==> flow/design.v <==
module CS(clk, reset, X, Y);
	input clk, reset; 
	input [7:0] X;
	output [9:0] Y;
	reg [9:0] X1,X2, X3, X4, X5, X6, X7, X8, X9;
	wire[9:0] avg_w;
	reg [9:0] avg;
	reg [9:0] appr;
	wire[9:0] Y_keep_w;
	reg [9:0] Y;
	reg [12:0] avg_dividend;
	reg [12:0] Y_dividend;
	reg [12:0] total_num;
	reg [9:0] least;
	wire [12:0] avg_dis = 13'd9;
	wire [12:0] Y_dis = 13'd8;
	always @(negedge clk) begin
		if(reset) begin
			X1 <= 0; X2 <= 0; X3 <= 0; X4 <= 0; X5 <= 0; X6 <= 0; X7 <= 0; X8 <= 0; X9 <= 0;
			avg_dividend <= 0;
			total_num <= 0;
		end  
		else begin 
			if (total_num < 9)
				total_num <= total_num + 1;
			X1 <= X2;
			X2 <= X3;
			X3 <= X4;
			X4 <= X5;
			X5 <= X6;
			X6 <= X7;
			X7 <= X8;
			X8 <= X9;
			X9 <= X;
			avg_dividend <= X2+X3+X4+X5+X6+X7+X8+X9+X; 	
		end  
	end  
	calc c1(avg_dividend, avg_dis, avg_w);
	always @(*) begin
		avg = avg_w;
		appr = X1;
		least = 1000;
		if( (avg >= X1) && (avg - X1) < least) begin
			appr = X1;
			least = avg - X1;
		end
		if(avg >= X2 && (avg - X2) < least) begin
			appr = X2;
			least = avg - X2;
		end
		if(avg >= X3 && (avg - X3) < least) begin
			appr = X3;
			least = avg - X3;
		end
		if(avg >= X4 && (avg - X4) < least) begin
			appr = X4;
			least = avg - X4;
		end
		if(avg >= X5 && (avg - X5) < least) begin
			appr = X5;
			least = avg - X5;
		end
		if(avg >= X6 && (avg - X6) < least) begin
			appr = X6;
			least = avg - X6;
		end
		if(avg >= X7 && (avg - X7) < least) begin
			appr = X7;
			least = avg - X7;
		end
		if(avg >= X8 && (avg - X8) < least) begin
			appr = X8;
			least = avg - X8;
		end
		if(avg >= X9 && (avg - X9) < least) begin
			appr = X9;
			least = avg - X9;
		end
		Y_dividend = avg_dividend + avg_dis*appr;
	end  
	calc c2(Y_dividend, Y_dis, Y_keep_w);	
	always @(posedge clk) begin
		if (total_num >= 9)
			Y <= Y_keep_w;
	end 
endmodule
module  calc
    #(parameter width=13)   
	(dividend, divisor, merchant);
	input [width-1:0]       dividend;   
	input [width-1:0]       divisor;   
	output [width-1:0]      merchant;   
	reg [width-1:0]     	temp_dividend;  
	reg [width-1:0]      	temp_divisor;  
	reg [2*width-1:0]    	temp_did;
	reg [2*width-1:0]   	temp_dis;
	reg [width-1:0]      	merchant;   
	reg [width-1:0]      	remainder;   
	integer 		i;
    always @(*) begin
		temp_dividend = dividend;
		temp_divisor = divisor;	
	end
    always @(*) begin
		temp_did = {{width{1'b0}}, temp_dividend};
		temp_dis = {temp_divisor, {width{1'b0}}};
		for(i = 0; i < width; i = i +1) begin
			temp_did = temp_did << 1;
			if(temp_did >= temp_dis) 
				temp_did = temp_did - temp_dis + 1'b1;
			else 
				temp_did = temp_did;
		end  
		merchant = temp_did[width-1:0];
		remainder = temp_did[width*2-1: width];
	end  
endmodule
# From RTL to reports: CS
# What the tools print for CS, step after step.
# Lines are those of the file above, counted from 1.
# Operators: Yosys type, input widths -> output width; for muxes data width and select width s.
# Cell names lack the library's common part.
# The mark - stands for no value.
# inputs
top_module,CS
clock,clk
cell_library,sky130hd
lib_corner,tt_025C_1v80

# After elaboration
# Yosys after proc, flatten, opt, wreduce and memory -nomap, before mapping. Memory bits, and registers merged into a memory's read port (data or address), are not among the register bits. Print and check cells are not counted. Equal cells are merged and count once.
# word_totals
reg_bits,126
inputBits,10
output_inout_bits,10
wordCells,183
# op_classes
addsub,71
mul,1
cmp,46
mux,42
n_reduce_logical,9
# op_table
op,n
$ge 26x17->1 const B,24
$add 25x1->25 const B,24
$mux 25,24
$sub 25x17->25 const B,22
$mux 10,18
$sub 10x10->10,9
$ge 10x10->1,9
$lt 10x10->1,8
$add 13x10->13,4
$mul 4x10->13 const A,1
$sub 14x17->18 const B,2
$ge 14x17->1 const B,2
$add 10x1->10 const B,2
$sub 10x1->10 const B,2
$add 12x10->13,1
$add 13x1->13 const B,1
$add 13x13->13,1
$ge 13x4->1 const B,1
$lt 13x4->1 const B,1
$add 13x8->13,1
$add 11x10->12,1
$add 10x10->11,1
$lt 10x10->1 const B,1
$logic_and 1x1->1,9

# Logic depth
# Yosys ltp: most cells in a row. Word level: on the elaborated netlist, between registers, memories and ports. Mapped: between sequential cells and ports; inverters and the memories' decode and read muxes count.
# logic_depth
word_depth,108
ABC_AREA,0
depth_mapped,187
ltp_nobuf,171

# After synthesis
# Source: synth_stat.txt of the flow (Yosys; design flattened, memories mapped). It holds for the ABC_AREA given above (unset counts as 0); a run with the other value may have another netlist.
# Totals and module areas in this step are rounded.
# by_type
cell,n,area_total_um2
ha_1,192,2.4E+03
dfxtp_1,97,1.94E+03
fa_1,69,1.38E+03
nor2_1,197,739.459
inv_1,178,668.141
a21oi_1,126,630.605
a21o_1,75,563.04
xnor2_1,61,534.262
mux2i_1,53,530.509
o21ai_0,103,515.494
nand2_1,114,427.91
nor2b_1,66,412.896
xor2_1,41,359.094
edfxtp_1,10,300.288
nand2b_1,36,225.216
o211ai_1,29,217.709
nand4_1,30,187.68
nor3_1,37,185.178
# Not listed: further types 94, cells in them 473.
# mapped
stdcells,1987
synth_area_um2,16000
seq_area_um2,2200
ff_cells,107
n_buf,48
# The figures by module come from a second, unflattened synthesis with its own total; it is not the netlist above.
# unflattened
hier_cells,7698
area_unflattened_um2,57000
# Rows give one instance, submodules left out.
# modules
module,n_inst,cells,mod_area_um2,mod_seq_area_um2
calc,2,3122,23000,0.0
CS,1,1454,12000,2200

# CS through Yosys and OpenROAD on sky130hd: 3 stored runs, unordered, with their settings and measured results. The constraints put input and output delay at 20% of the set period each and load the outputs with 0.01 pF.
# Measured values are rounded.
# Among the settings, n/a means not set for that run.
run name,CORE_UTILIZATION,period_ns,CAP_MARGIN,CORE_MARGIN,SLEW_MARGIN,CELL_PAD_IN_SITES_DETAIL_PLACEMENT,CELL_PAD_IN_SITES_GLOBAL_PLACEMENT,CTS_CLUSTER_DIAMETER,CTS_CLUSTER_SIZE,GPL_ROUTABILITY_DRIVEN,GPL_TIMING_DRIVEN,MAX_ROUTING_LAYER,MIN_ROUTING_LAYER,PLACE_DENSITY_LB_ADDON,SETUP_SLACK_MARGIN,TNS_END_PERCENT,yosys.chip_area_um2,die_area_um2,finalCellArea_um2,setup_worst_slack_ps,tns_setup_ps,fin_hold_ws_ps
flow run A,40,70.0,20,2,20,n/a,n/a,n/a,n/a,n/a,n/a,n/a,n/a,n/a,n/a,n/a,16000,41000,18000,1900,0,460
flow run B,30,63.8,20,2,20,2,2,203,61,1,0,met5,met2,0.21,5.0,60,16000,55000,22000,-1600,-3400,470
flow run C,45,68.7,20,2,20,n/a,n/a,n/a,n/a,n/a,n/a,n/a,n/a,n/a,n/a,n/a,16000,37000,19000,1700,0,460
